==> flow/design.v <==
module alu(A, B, selector, R, flagZ, flagN, flagC);
    parameter BUS_SIZE = 32;
    input[BUS_SIZE - 1: 0] A;
    input[BUS_SIZE - 1: 0] B;
    input[2: 0] selector;
    output flagZ;
    output flagN;
    output reg flagC;
    output reg [BUS_SIZE - 1 : 0] R;
	always @(A, B, selector)
	begin
		flagC = 1'b0;
		if (selector == 3'b000)	
			{flagC, R} = A + B;
		else if (selector == 3'b001)
			R = A - B;
		else if (selector == 3'b010)
			R = A & B;
		else if (selector == 3'b011)
			R = A | B;
		else if (selector == 3'b100)
			R = A ^ B;
		else 
			R = {BUS_SIZE{1'b0}};
	end 
	assign flagZ = ~(|R);
	assign flagN = R[BUS_SIZE - 1];
endmodule
module extend_sign(dataIn, dataOut);
	parameter BUS_IN = 16;
	parameter BUS_SIZE = 32;
	input [BUS_IN - 1 : 0] dataIn;
	output [BUS_SIZE - 1 : 0] dataOut;
	assign dataOut = {{(BUS_SIZE - BUS_IN){dataIn[BUS_IN - 1]}}, dataIn};
endmodule 
module register(D, Q, enable, clk, rst);
	parameter BUS_SIZE = 32;
	input [BUS_SIZE - 1 : 0] D;
	input enable;
	input clk;
	input rst;
	output reg [BUS_SIZE - 1 : 0] Q;
	always @(posedge clk)
	begin
		if (rst)
			Q <= {BUS_SIZE{1'b0}};
		else if(enable)
			Q <= D;
	end
endmodule
module ports(
    input [2:0] portWrite,
    input valueWrite,
    input enWrite,
    output [7:0] valuePort,
    input clk,
    input rst
    );
	reg [7:0] enable;
	always @(portWrite, valueWrite)
	begin
		case(portWrite)
			3'd0:	enable = {{7{1'b0}}, 1'b1};
			3'd1:	enable = {{6{1'b0}}, 1'b1, {1{1'b0}}};
			3'd2:	enable = {{5{1'b0}}, 1'b1, {2{1'b0}}};
			3'd3:	enable = {{4{1'b0}}, 1'b1, {3{1'b0}}};
			3'd4:	enable = {{3{1'b0}}, 1'b1, {4{1'b0}}};
			3'd5:	enable = {{2{1'b0}}, 1'b1, {5{1'b0}}};
			3'd6:	enable = {{1{1'b0}}, 1'b1, {6{1'b0}}};
			3'd7:	enable = {1'b1, {7{1'b0}}};
		endcase 	
	end
	genvar i;
	generate
		for (i = 0; i < 8; i = i + 1)
		begin: GENERATE_REGISTERS_BLOCK
			register #(.BUS_SIZE(1)) regi (
				.D(valueWrite),
				.Q(valuePort[i]),
				.enable(enable[i] & enWrite),
				.clk(clk),
				.rst(rst)
			);
		end
	endgenerate
endmodule
module port_memory(dirSelect, enWrMemory, enWrPort, selectRead, inputPorts, valueWriteMem);
    input [7:0] dirSelect;
    output reg enWrMemory;
    output reg enWrPort;
    output reg selectRead;
    input [1:0] inputPorts;
    output reg [31:0] valueWriteMem;
    always @(*) begin
        selectRead = 1'b0;
        valueWriteMem = 32'b0;
        enWrMemory = 1'b0;
        enWrPort = 1'b0;
        if (dirSelect < 7'd8)
        begin
            enWrMemory = 1'b0;
            enWrPort = 1'b1;
        end else if (dirSelect == 7'd8 || dirSelect == 7'd9) begin
            selectRead = 1'b1;
            if (dirSelect == 7'd8) begin
                valueWriteMem = {{31'b0}, inputPorts[0]};              
            end else begin
                valueWriteMem = {{31'b0}, inputPorts[1]};
            end
        end else begin
            enWrMemory = 1'b1;
            enWrPort = 1'b0;
        end
    end
endmodule
module sram(outA, outB, clk, enWrite, writeData, dirWrite, dirA, dirB);
	parameter BUS_SIZE = 32;
	parameter DIR_SIZE_INTERNAL = 5;
	parameter MEM_SIZE = 32;
	input clk;
	input enWrite;
	input [BUS_SIZE - 1 : 0] writeData;
	input [DIR_SIZE_INTERNAL - 1 : 0] dirWrite;
	input [DIR_SIZE_INTERNAL - 1 : 0] dirA;
	input [DIR_SIZE_INTERNAL - 1 : 0] dirB;
	output [BUS_SIZE - 1 : 0] outA;
	output [BUS_SIZE - 1 : 0] outB;
	reg [BUS_SIZE - 1 : 0] MEM [0 : MEM_SIZE - 1];
	assign outA = (dirA == {DIR_SIZE_INTERNAL{1'b0}}) ? {BUS_SIZE{1'b0}} : MEM[dirA];
	assign outB = (dirB == {DIR_SIZE_INTERNAL{1'b0}}) ? {BUS_SIZE{1'b0}} : MEM[dirB];
	always @(posedge clk)
	begin
		if (enWrite)
			MEM[dirWrite] <= writeData;
	end	
endmodule 
module program_counter(clk, rst, enable, dirInBranch, dirInJump, dirSel, dirOut);
	parameter DIR_SIZE = 32;
	input clk;
	input rst;
	input enable;
	input [1 : 0] dirSel;
	input [DIR_SIZE - 1 : 0] dirInBranch;
	input [DIR_SIZE - 1 : 0] dirInJump;
	output reg [DIR_SIZE - 1 : 0] dirOut;
	wire [DIR_SIZE - 1 : 0] dirBranch_src, dirJump_src, dirNormal, dirOut_src;	
	reg [DIR_SIZE - 1 : 0] dirOut_A, dirOut_B, dirBranch, dirJump;
	assign dirOut_src = dirSel[0] == 1'b1 ? dirBranch : (dirSel[1] == 1'b1 ? dirJump_src : dirNormal);
	assign dirBranch_src = dirOut_B + dirInBranch;	
	assign dirJump_src = dirOut_B + dirInJump;
	assign dirNormal = dirOut + {{(DIR_SIZE - 1){1'b0}}, 1'b1};
	always @(posedge clk) begin
	   if (rst)
	       dirOut <= {DIR_SIZE{1'b0}};
	   else
	       dirOut <= dirOut_src;
	end	
	always @(posedge clk) begin
	   if (rst) begin
	       dirOut_A <= {DIR_SIZE{1'b0}};
	       dirOut_B <= {DIR_SIZE{1'b0}};
	       dirJump <= {DIR_SIZE{1'b0}};
	       dirBranch <= {DIR_SIZE{1'b0}};
	   end else begin
	       dirOut_A <= dirOut;
	       dirOut_B <= dirOut_A;
	       dirJump <= dirJump_src;
	       dirBranch <= dirBranch_src;
	   end
	end
endmodule 
module control_path(opCode, functionCode, MemaReg, enWrSram, ALUSelector, enWriteMemory, enablePC, fteALU, clk, rst, regDst, flagZ, dirSelPC);
	parameter BUS_SIZE = 32;
	parameter DIR_SIZE = 32;
	parameter OPC_SIZE = BUS_SIZE;
	input [6 - 1 : 0] opCode;
	input [6 - 1 : 0] functionCode;
	input clk;
	input rst;
	input flagZ;
	output reg MemaReg;
	output reg enWrSram;
	output reg [2 : 0] ALUSelector;
	output reg fteALU;
	output reg enWriteMemory;
	output reg enablePC;
	output reg regDst;
	output [1:0] dirSelPC;	
	reg branch_src;
	reg branch_A;
	reg branch_B;
	reg jump;
	reg regDst_src;
	reg [2 : 0] ALUSelector_src;
	reg fteALU_src;
	reg enWriteMemory_src; 
	reg enWriteMemory_A;
	reg MemaReg_src;
	reg MemaReg_A;
	reg MemaReg_B;
	reg enWrSram_src;
	reg enWrSram_A;
	reg enWrSram_B;
	always @(posedge clk) begin
	   if (rst) begin
	       regDst <= 1'b0;
	       ALUSelector <= 3'b000;
	       fteALU <= 1'b0;
	       branch_A <= 1'b0;
	       branch_B <= 1'b0;
	       enWriteMemory_A <= 1'b0;
	       enWriteMemory <= 1'b0;
	       MemaReg_A <= 1'b0;
	       MemaReg_B <= 1'b0;
	       MemaReg <= 1'b0;
	       enWrSram <= 1'b0;
	       enWrSram_A <= 1'b0;
	       enWrSram_B <= 1'b0;
	   end else begin
	       regDst <= regDst_src;
	       fteALU <= fteALU_src;
	       ALUSelector <= ALUSelector_src;
	       branch_A <= branch_src;
	       branch_B <= branch_A;
	       enWriteMemory_A <= enWriteMemory_src;
	       enWriteMemory <= enWriteMemory_A;
	       MemaReg_A <= MemaReg_src;
	       MemaReg_B <= MemaReg_A;
	       MemaReg <= MemaReg_B;
	       enWrSram_A <= enWrSram_src;
	       enWrSram_B <= enWrSram_A;
	       enWrSram <= enWrSram_B;
	   end
	end
	assign dirSelPC = {jump, branch_B & flagZ};
	always @(opCode, functionCode)
	begin
		MemaReg_src = 1'b0;
		enWrSram_src = 1'b0;
		ALUSelector_src = 3'b000;
		enWriteMemory_src = 1'b0;
		branch_src = 1'b0;
		jump = 1'b0;
		enablePC = 1'b1;
		fteALU_src = 1'b0;
		regDst_src = 1'b0;		
		if (opCode == 6'b0) begin
			regDst_src = 1'b1;
			case (functionCode)
				6'b100000: begin  
					ALUSelector_src = 3'b000;
                    enWrSram_src = 1'b1;
                end
				6'b100010: begin  
					ALUSelector_src = 3'b001;
                    enWrSram_src = 1'b1;
                end
				6'b100100: begin 
					ALUSelector_src = 3'b010;
                    enWrSram_src = 1'b1;
                end
				6'b100101: begin 
					ALUSelector_src = 3'b011;
                    enWrSram_src = 1'b1;
                end
				6'b100110: begin 
					ALUSelector_src = 3'b100;
                    enWrSram_src = 1'b1;
                end
				6'b000000: begin 
					ALUSelector_src = 3'b000;
			     end
				default: begin
					ALUSelector_src = 3'b000;
					enWrSram_src = 1'b0;
                end
			endcase
		end
		else begin
			case(opCode)
				6'b100011: begin  
					enWrSram_src = 1'b1;	
					fteALU_src = 1'b1;
					MemaReg_src = 1'b1;
				end
				6'b101011: begin  
					fteALU_src = 1'b1;
					enWriteMemory_src = 1'b1;
					regDst_src = 1'b0;
					MemaReg_src = 1'b0;
				end
				6'b000100: begin  
					branch_src = 1'b1;
					ALUSelector_src = 3'b001;
					regDst_src = 1'b0;	
					MemaReg_src = 1'b0;
				end
				6'b000010: begin  
					jump = 1'b1;
					regDst_src = 1'b0;
					fteALU_src = 1'b0;
					branch_src = 1'b0;	
					MemaReg_src = 1'b0;
					ALUSelector_src = 3'b000;
				end
				6'b001111: begin  
					regDst_src = 1'b0;
					fteALU_src = 1'b1;
					enWrSram_src = 1'b1;
				end
				6'b001000: begin  
				    fteALU_src = 1'b1;
					ALUSelector_src = 3'b000;
					enWrSram_src = 1'b1;
					regDst_src = 1'b0;
				end
				6'b001100: begin  
				    fteALU_src = 1'b1;
					ALUSelector_src = 3'b010;	
					enWrSram_src = 1'b1;
					regDst_src = 1'b0;
				end
				6'b001101: begin  
				    fteALU_src = 1'b1;
					ALUSelector_src = 3'b011;
					enWrSram_src = 1'b1;
					regDst_src = 1'b0; 
				end
				6'b001110: begin  
				    fteALU_src = 1'b1;
					ALUSelector_src = 3'b100;	
					enWrSram_src = 1'b1;
					regDst_src = 1'b0;
				end
				default: begin
					enWrSram_src = 1'b0;
					regDst_src = 1'b0;
					fteALU_src = 1'b0;
				end
			endcase
		end
	end
endmodule 
module data_path(opCode, MemaReg, enWrSram, ALUSelector, enablePC, fteALU, clk, rst, regDst, flagZ, dirSelPC, ALU_res_memory, outMemory_memory, DRB_reg_file_memory, imem_addr, imem_data);
	parameter BUS_SIZE = 32;
	parameter DIR_SIZE = BUS_SIZE;
	parameter OPC_SIZE = BUS_SIZE; 
	parameter DIR_SIZE_INTERNAL = 5;  
	input clk;
	input rst;
	input MemaReg;
	input enWrSram;
	input [2 : 0] ALUSelector;
	input enablePC;
	input fteALU;
	input regDst;
	output reg flagZ;
	input [1:0] dirSelPC;
	output [BUS_SIZE - 1 : 0] ALU_res_memory;
	input [BUS_SIZE - 1 : 0] outMemory_memory;
	output [BUS_SIZE - 1 : 0] DRB_reg_file_memory;	
	output [7 : 0] imem_addr;
	input [OPC_SIZE - 1 : 0] imem_data;
	output [OPC_SIZE - 1 : 0] opCode;
	wire [BUS_SIZE - 1 : 0] ALU_res;
	wire [BUS_SIZE - 1 : 0] DW_reg_file;	
	wire [BUS_SIZE - 1 : 0] ALU_inB;
	wire [BUS_SIZE - 1 : 0] extendedData6;
	wire [DIR_SIZE - 1 : 0] dirPC;
	wire [DIR_SIZE_INTERNAL - 1 : 0] dirWriteRF;
	wire flagN, flagC;
	reg [OPC_SIZE - 1 : 0] opCode_reg;
	wire [OPC_SIZE - 1 : 0] opCode_src;
	reg [BUS_SIZE - 1 : 0] DRA_reg_file_reg;
    reg [BUS_SIZE - 1 : 0] DRB_reg_file_reg;
    reg [BUS_SIZE - 1 : 0] DRB_B_reg_file_reg;
	wire [BUS_SIZE - 1 : 0] DRA_reg_file_src;
	wire [BUS_SIZE - 1 : 0] DRB_reg_file_src;
	wire [BUS_SIZE - 1 : 0] ALU_res_src;
	reg [BUS_SIZE - 1 : 0] ALU_res_reg;
	reg [BUS_SIZE - 1 : 0] ALU_B_res_reg;
	wire flagZ_src;
	wire [DIR_SIZE_INTERNAL - 1 : 0] RtE_src;
	reg [DIR_SIZE_INTERNAL - 1 : 0] RtE_reg;
	wire [DIR_SIZE_INTERNAL - 1 : 0] RdE_src;
	reg [DIR_SIZE_INTERNAL - 1 : 0] RdE_reg;
	wire [DIR_SIZE_INTERNAL - 1 : 0] dirWriteRF_src;
	reg [DIR_SIZE_INTERNAL - 1 : 0] dirWriteRFA_reg;
	reg [DIR_SIZE_INTERNAL - 1 : 0] dirWriteRFB_reg;
	reg [BUS_SIZE - 1 : 0] outMemory_reg;
	wire [BUS_SIZE - 1 : 0] extendedData16_src;
	reg [BUS_SIZE - 1 : 0] extendedData16_reg;
	assign RtE_src = opCode_reg[15 : 11];
	assign RdE_src = opCode_reg[20 : 16];
	assign opCode = opCode_reg;
	assign ALU_res_memory = ALU_res_reg;
	always @(posedge clk) begin
	   if (rst) begin
	       opCode_reg <= {OPC_SIZE{1'b0}};
	       DRA_reg_file_reg <= {BUS_SIZE{1'b0}};
	       DRB_reg_file_reg <= {BUS_SIZE{1'b0}};
	       DRB_B_reg_file_reg <= {BUS_SIZE{1'b0}};
	       ALU_res_reg <= {BUS_SIZE{1'b0}};
	       ALU_B_res_reg <= {BUS_SIZE{1'b0}};
	       RtE_reg <= {DIR_SIZE_INTERNAL{1'b0}};
	       RdE_reg <= {DIR_SIZE_INTERNAL{1'b0}};
	       dirWriteRFA_reg <= {DIR_SIZE_INTERNAL{1'b0}};
	       dirWriteRFB_reg <= {DIR_SIZE_INTERNAL{1'b0}};
	       outMemory_reg <= {BUS_SIZE{1'b0}};
	       extendedData16_reg <= {BUS_SIZE{1'b0}};
	       flagZ <= 1'b0;
	   end else begin
	       opCode_reg <= opCode_src;
	       DRA_reg_file_reg <= DRA_reg_file_src;
	       DRB_reg_file_reg <= DRB_reg_file_src;
	       DRB_B_reg_file_reg <= DRB_reg_file_reg; 
	       ALU_res_reg <= ALU_res_src;
	       ALU_B_res_reg <= ALU_res_reg;
	       RdE_reg <= RdE_src;
	       RtE_reg <= RtE_src;
	       dirWriteRFA_reg <= dirWriteRF_src;
	       dirWriteRFB_reg <= dirWriteRFA_reg;
	       outMemory_reg <= outMemory_memory;
	       flagZ <= flagZ_src;
	       extendedData16_reg <= extendedData16_src;
	   end	   
	end
	assign DW_reg_file = MemaReg ? outMemory_reg : ALU_B_res_reg;
	assign ALU_inB = fteALU ? extendedData16_reg : DRB_reg_file_reg;
	assign dirWriteRF_src = regDst ? RtE_reg : RdE_reg;
	assign DRB_reg_file_memory = DRB_B_reg_file_reg; 
	sram #(.BUS_SIZE(BUS_SIZE), .DIR_SIZE_INTERNAL(DIR_SIZE_INTERNAL)) RegFile (
		.outA(DRA_reg_file_src),
		.outB(DRB_reg_file_src),
		.clk(clk),
		.enWrite(enWrSram),
		.writeData(DW_reg_file),
		.dirWrite(dirWriteRFB_reg),  
		.dirA(opCode_reg[25 : 21]),  
		.dirB(opCode_reg[20 : 16])  
	);
	assign imem_addr = dirPC[7 : 0];
	assign opCode_src = imem_data;
	alu #(.BUS_SIZE(BUS_SIZE)) MyALU (
		.A(DRA_reg_file_reg),
		.B(ALU_inB),
		.selector(ALUSelector),
		.R(ALU_res_src),
		.flagZ(flagZ_src),
		.flagN(flagN),
		.flagC(flagC)
	);
	extend_sign #(.BUS_IN(16), .BUS_SIZE(BUS_SIZE)) ex_signal16(
		.dataIn(opCode_reg[15 : 0]),
		.dataOut(extendedData16_src)
	);
	extend_sign #(.BUS_IN(26), .BUS_SIZE(BUS_SIZE)) ex_signal6(
		.dataIn(opCode_reg[25 : 0]),
		.dataOut(extendedData6)
	);
	program_counter #(.DIR_SIZE(DIR_SIZE)) MyPC(
		.clk(clk),
		.rst(rst),
		.enable(enablePC),
		.dirInBranch(extendedData16_reg),
		.dirInJump(extendedData6),
		.dirSel(dirSelPC),
		.dirOut(dirPC)
	);
endmodule 
module microprocessor(clk, rst, outputPorts, inputPorts, imem_addr, imem_data, dmem_addr, dmem_we, dmem_wdata, dmem_rdata);
	parameter BUS_SIZE = 32;
	parameter DIR_SIZE = BUS_SIZE;
	parameter OPC_SIZE = BUS_SIZE; 
	parameter DIR_SIZE_INTERNAL = 5;  
	input clk;
	input rst;
	input [1:0] inputPorts;
	output [7:0] outputPorts;
	output [7:0] imem_addr;
	input [31:0] imem_data;
	output [7:0] dmem_addr;
	output dmem_we;
	output [31:0] dmem_wdata;
	input [31:0] dmem_rdata;
	wire MemaReg;
	wire rst_n;
	wire enWrSram;
	wire [2 : 0] ALUSelector;
	wire enWriteMemory;
	wire branch;
	wire jump;
	wire enablePC;
	wire fteALU;
	wire regDst;
	wire [OPC_SIZE - 1 : 0] opCode;
	wire flagZ;
	wire [1:0] dirSelPC;
	wire [BUS_SIZE - 1 : 0] outMemory;
	wire [BUS_SIZE - 1 : 0] DRB_reg_file;
	wire [BUS_SIZE - 1 : 0] ALU_res;	
	assign rst_n = rst;
	data_path #(.BUS_SIZE(BUS_SIZE), .DIR_SIZE(DIR_SIZE)) myData(
		.opCode(opCode),
		.MemaReg(MemaReg),
		.enWrSram(enWrSram),
		.ALUSelector(ALUSelector),
		.enablePC(enablePC),
		.fteALU(fteALU),
		.clk(clk),
		.rst(rst_n),
		.regDst(regDst),
		.dirSelPC(dirSelPC),
		.flagZ(flagZ),
		.ALU_res_memory(ALU_res),
		.outMemory_memory(outMemory),
		.DRB_reg_file_memory(DRB_reg_file),
		.imem_addr(imem_addr),
		.imem_data(imem_data)
	);
	control_path #(.BUS_SIZE(BUS_SIZE), .DIR_SIZE(DIR_SIZE)) myControl(
		.opCode(opCode[31:26]),
		.functionCode(opCode[5:0]),
		.MemaReg(MemaReg),
		.enWrSram(enWrSram),
		.ALUSelector(ALUSelector),
		.enWriteMemory(enWriteMemory),
		.fteALU(fteALU),
		.enablePC(enablePC),
		.clk(clk),
		.rst(rst_n),
		.regDst(regDst),
		.dirSelPC(dirSelPC),
		.flagZ(flagZ)	
	);
	wire [7:0] dirmemory;
	wire enablePortsController;
	wire enableMemoryController;
	wire selectReadMemory;
	wire [31:0] valueWriteMemAlt, memoryOut;
	assign dirmemory = ALU_res[7:0];
	assign dmem_addr = dirmemory;
	assign dmem_we = enWriteMemory & enableMemoryController;
	assign dmem_wdata = DRB_reg_file;
	assign memoryOut = dmem_rdata;
	assign outMemory = !selectReadMemory ? memoryOut : valueWriteMemAlt;
	port_memory cont_mem(
	   .dirSelect(dirmemory),
	   .enWrMemory(enableMemoryController),
	   .enWrPort(enablePortsController),
	   .selectRead(selectReadMemory),
	   .inputPorts(inputPorts),
	   .valueWriteMem(valueWriteMemAlt)
	);
	ports pt(
        .portWrite(dirmemory[2:0]),
        .valueWrite(DRB_reg_file[0]),
        .enWrite(enablePortsController & enWriteMemory),
        .valuePort(outputPorts),
        .clk(clk),
        .rst(rst_n)
	);
endmodule 
* Tool chain data of microprocessor *
What the tools print for microprocessor, step after step.
Lines are those of the file above, counted from 1.
Cell names lack the library's common part.
The mark -- stands for no value.

set-up
  top = microprocessor
  clock = clk
  standard-cell library = sky130hd
  corner = tt_025C_1v80

* Elaborated design *
Counts by Yosys on the flattened word-level netlist (proc, flatten, opt, wreduce; memories kept). Print and check cells are left out. Cells with the same type and inputs are merged into one.
Yosys's memory passes give these memory sizes; they may raise the number of words (mostly to a power of two), join words into wider ones and drop unused or constant bits.

operators by class
  add/sub/neg operators = 5
  reduce/logical cells = 12
  equal/unequal tests = 20
  bitwise gates (word level) = 15
  multiplexer cells = 36
  order comparisons = 1

operators with widths
  cell                                                         number
  2-to-1 mux 32 bit                                            13
  adder 32 bit                                                 3
  equality test 6 bit (second input constant)                  7
  adder 32 x 1 -> 32 bit (second input constant)               1
  subtractor 32 bit                                            1
  AND 32 bit                                                   1
  bitwise OR 32 bit                                            1
  XOR 32 bit                                                   1
  OR reduction 32 bit                                          1
  equality test 6 x 4 -> 1 bit (second input constant)         5
  case mux 3 bit (select 4 bit)                                2
  2-to-1 mux 1 bit                                             17
  equality test 8 x 4 -> 1 bit (second input constant)         2
  AND 1 bit                                                    11
  logical NOT 5 bit                                            2
  2-to-1 mux 5 bit                                             2
  less-than comparator 8 x 4 -> 1 bit (second input constant)  1
  OR reduction 7 bit                                           1
  OR reduction 2 bit                                           3
  equality test 3 x 2 -> 1 bit (second input constant)         2
  equality test 6 x 2 -> 1 bit (second input constant)         1
  equality test 6 x 3 -> 1 bit (second input constant)         1
  logical NOT 6 bit                                            1
  OR reduction 6 bit                                           1
  2-to-1 mux 3 bit                                             2
  OR reduction 5 bit                                           1
  equality test 3 x 1 -> 1 bit (second input constant)         1
  equality test 3 bit (second input constant)                  1

Other operator kinds: 3; their cells: 3.

word-level totals
  elaborated cells = 127
  bits of input ports = 68
  memory cells = 2
  register bits = 348
  output and inout bits = 57
  bits in writable memories = 1024
  bits in read-only memories = 64
  clocked read ports x word width = 72

memory list
  memory              depth  width  rd ports  wr ports  RTL line  source
  myData.RegFile.MEM  32     32     2         1         128       reg [BUS_SIZE - 1 : 0] MEM [0 : MEM_SIZE - 1];
  (no name shown)     8      8      1         0         62        case(portWrite)

* Logic depth *
Depth = most cells in a row (Yosys ltp): at word level without a register or memory, in the mapped netlist without a sequential cell, where the memories' decode and read muxes count.

depth
  depth after elaboration = 9
  ABC_AREA = 1
  mapped depth = 24
  mapped depth without buffers = 23

* Netlist *
The flow's flattened synthesis, as Yosys stat reports it; memories are mapped. The netlist is that of the ABC_AREA named above (0 if unset); the other value can give another one.
Totals and module areas in this step are rounded.

cell types
  cell type  number  area in all (µm²)
  edfxtp_1   1024    3.07E+04
  nor2_1     1787    6.71E+03
  o21ai_0    1289    6.45E+03
  dfxtp_1    321     6.43E+03
  o22ai_1    562     3.52E+03
  nand2_1    531     1.99E+03
  inv_1      442     1.66E+03
  clkbuf_1   406     1.52E+03
  ha_1       118     1.48E+03
  a21oi_1    223     1116.07
  nand3_1    174     870.835
  o32ai_1    82      718.189
  buf_2      82      410.394
  mux2_2     32      360.346
  buf_4      29      217.709
  nand4_1    26      162.656
  o21ai_1    29      145.139
  or2_2      18      112.608

Other cell types: 29; their cells: 117.

synthesis totals
  cell count = 7292
  sequential part of the area = 37200 µm²
  buffer cells = 537
  mapped area = 65400 µm²
  mapped flip-flops = 1345

* Path before layout *
OpenSTA on the mapped netlist: ideal clock, no wires. The path of least setup slack (recovery checks aside). Input and output delay are each 20% of the period. Register names are those of the netlist, which keeps one name where synthesis merged equal registers.

timing path post-synthesis
  path kind = register -> register
  from = register myControl.fteALU
  to = register myData.flagZ
  clock period = 6.0 ns
  path delay = 2.936 ns
  time at the first pin = 0.000 ns
  data arrival time = 2.872 ns
  setup slack = 3.064 ns
  setup time = 0.064 ns
  driving pins on the path = 25
  path buffers = 1
  data required time = 5.936 ns
  synthesis period reached = 2.936 ns

"path delay" is the arrival time less input delay plus setup time.
"driving pins on the path" counts driving pins, that of a launching flip-flop among them; a cell with two outputs on the path counts twice.
"synthesis period reached" is the clock period less the worst setup slack; recovery checks do not enter. This is arithmetic on one report: input and output delays are still those of the set period (20% each).
Between the ends stands the longest chain of elaborated cells between them, by number of cells; it is not shown to be the way that was timed. Of several equally long chains one is given.
Each line given opens the expression or statement behind the cell; cells for indexed reads and writes are added by Yosys, which also makes memories of some case tables.

between the ends, post-synthesis
  cells stage by stage = dfxtp_1 inv_1 clkbuf_1 or2_2 o21ai_0 inv_1 ha_1 fa_1 inv_1 nand2_1 nand2_1 nand3_1 nand2_2 nand2_1 nand2_1 nand2_1 nand2_1 nand2_1 nand3_1 nand3_1 nand2_1 nand3_1 nor2_1 nand3_1 nor2_1
  length of the longest elaborated chain = 9
  elaborated cells on any way between the ends = 13
  source lines of those cells = 12
  classes of those cells = 2 x add/sub; 6 x mux; 4 x logic; 1 x reduce/logical

RTL lines, path post-synthesis
  what                 RTL line  source
  start: declaration   184       output reg fteALU;
  start: assignment    208       fteALU <= 1'b0;
  start: assignment    221       fteALU <= fteALU_src;
  2-to-1 mux 32 bit    429       assign ALU_inB = fteALU ? extendedData16_reg : DRB_reg_file_reg;
  XOR 32 bit           22        R = A ^ B;
  2-to-1 mux 32 bit    21        else if (selector == 3'b100)
  2-to-1 mux 32 bit    19        else if (selector == 3'b011)
  2-to-1 mux 32 bit    17        else if (selector == 3'b010)
  2-to-1 mux 32 bit    15        else if (selector == 3'b001)
  2-to-1 mux 32 bit    13        if (selector == 3'b000)
  OR reduction 32 bit  26        assign flagZ = ~(|R);
  inverter 1 bit       26
  end: assignment      411       flagZ <= 1'b0;
  end: assignment      424       flagZ <= flagZ_src;
  end: declaration     357       output reg flagZ;

* Timing after layout *
Path of least setup slack in the final report of run A (OpenROAD, finished layout, wires in). Where an end is a register, its clock arrival counts in the times.

timing path after layout
  path kind = register -> register
  from = register myData.opCode_reg[17]
  to = register myData.DRB_reg_file_reg[7]
  data arrival time = 4.25 ns
  data required time = 4.57 ns
  clock period = 3.99 ns
  driving pins on the path = 8
  setup slack = 0.32 ns
  time at the first pin = 0.77 ns
  setup time = 0.19 ns
  path buffers = 1

Between the ends stands the longest chain of elaborated cells between them, by number of cells; it is not shown to be the way that was timed. Of several equally long chains one is given.

between the ends, after layout
  cells stage by stage = dfxtp_4 buf_12 o21ai_0 o22ai_1 nor2_1 o32ai_1 nand2_1 a21oi_1
  length of the longest elaborated chain = 2
  elaborated cells on any way between the ends = 2
  source lines of those cells = 1
  classes of those cells = 2 x reduce/logical

RTL lines, path after layout
  what                RTL line  source
  start: declaration  372       reg [OPC_SIZE - 1 : 0] opCode_reg;
  start: assignment   399       opCode_reg <= {OPC_SIZE{1'b0}};
  start: assignment   413       opCode_reg <= opCode_src;
  logical NOT 5 bit   130       assign outB = (dirB == {DIR_SIZE_INTERNAL{1'b0}}) ? {BUS_SIZE{1'b0}} : MEM[dirB];
  OR reduction 2 bit  --
  end: declaration    375       reg [BUS_SIZE - 1 : 0] DRB_reg_file_reg;

Record of 2 stored runs of the RTL-to-layout flow on microprocessor, platform sky130hd. The runs are unordered. Constraints: input delay and output delay 20% of the set period each, output load 0.01 pF.
By "achieved clock period" is meant the clock period of the run minus its worst setup slack. This is arithmetic on one report: input and output delays are still those of the set period (20% each).
By "worst setup path time" is meant the share of the clock period that the worst setup path is allowed (20% is reserved at inputs, 20% at outputs), minus its slack. Clock arrival times at its registers enter into it.
"power" is the tool's figure for a default switching activity; nothing was simulated.
Results are given in rounded form.

Run A
==> flow/run.sh <==
#!/bin/bash
# the make line also repeats the synthesis and layout settings of config.mk as NAME=value (left out here)
make -C /OpenROAD-flow-scripts/flow DESIGN_CONFIG=/design/flow/config.mk WORK_HOME=/design/flow/orfs CLKGATE_MAP_FILE= finish
==> flow/config.mk <==
export PLATFORM = sky130hd
export DESIGN_NAME = microprocessor
export DESIGN_NICKNAME = microprocessor
export VERILOG_FILES = /design/flow/design.v
export SDC_FILE = /design/flow/constraint.sdc
export NUM_CORES = 4
export LEC_CHECK = 0
export ABC_AREA = 1
export CAP_MARGIN = 30
export CELL_PAD_IN_SITES_DETAIL_PLACEMENT = 1
export CORE_ASPECT_RATIO = 1.02
export CORE_MARGIN = 8
export CORE_UTILIZATION = 26
export CTS_CLUSTER_DIAMETER = 270
export CTS_CLUSTER_SIZE = 32
export GPL_ROUTABILITY_DRIVEN = 1
export MAX_ROUTING_LAYER = met5
export MIN_ROUTING_LAYER = met2
export PLACE_DENSITY_LB_ADDON = 0.05
export SETUP_SLACK_MARGIN = 0.41
export SLEW_MARGIN = 25
export TNS_END_PERCENT = 25
==> flow/constraint.sdc <==
create_clock -name core_clock -period 3.99 [get_ports {clk}]
set_input_delay 0.7980 -clock core_clock [delete_from_list [all_inputs] [get_ports {clk}]]
set_output_delay 0.7980 -clock core_clock [all_outputs]
set_load 0.01 [all_outputs]

==> results of run A <==
chip area after synthesis (Yosys): 65400 µm²
die area: 268000 µm²
standard-cell area of the final layout: 74700 µm²
utilization: 0.298
worst setup slack after layout: 0.324 ns
total negative slack: 0.000 ns
worst hold slack: 0.415 ns
power: 28600 uW
achieved clock period: 3.666 ns
worst setup path time: 3.67 ns
worst setup path kind: register -> register

Run B
==> flow/run.sh <==
#!/bin/bash
# the make line also repeats the synthesis and layout settings of config.mk as NAME=value (left out here)
make -C /OpenROAD-flow-scripts/flow DESIGN_CONFIG=/design/flow/config.mk WORK_HOME=/design/flow/orfs CLKGATE_MAP_FILE= finish
==> flow/config.mk <==
export PLATFORM = sky130hd
export DESIGN_NAME = microprocessor
export DESIGN_NICKNAME = microprocessor
export VERILOG_FILES = /design/flow/design.v
export SDC_FILE = /design/flow/constraint.sdc
export NUM_CORES = 4
export LEC_CHECK = 0
export CAP_MARGIN = 20
export CORE_MARGIN = 2
export CORE_UTILIZATION = 40
export SETUP_SLACK_MARGIN = -0.19
export SLEW_MARGIN = 20
==> flow/constraint.sdc <==
create_clock -name core_clock -period 5.01 [get_ports {clk}]
set_input_delay 1.0020 -clock core_clock [delete_from_list [all_inputs] [get_ports {clk}]]
set_output_delay 1.0020 -clock core_clock [all_outputs]
set_load 0.01 [all_outputs]

==> results of run B <==
chip area after synthesis (Yosys): 63500 µm²
die area: 162000 µm²
standard-cell area of the final layout: 72700 µm²
utilization: 0.46
worst setup slack after layout: 0.130 ns
total negative slack: 0.000 ns
worst hold slack: 0.430 ns
power: 26200 uW
achieved clock period: 4.880 ns
worst setup path time: 4.88 ns
worst setup path kind: register -> register
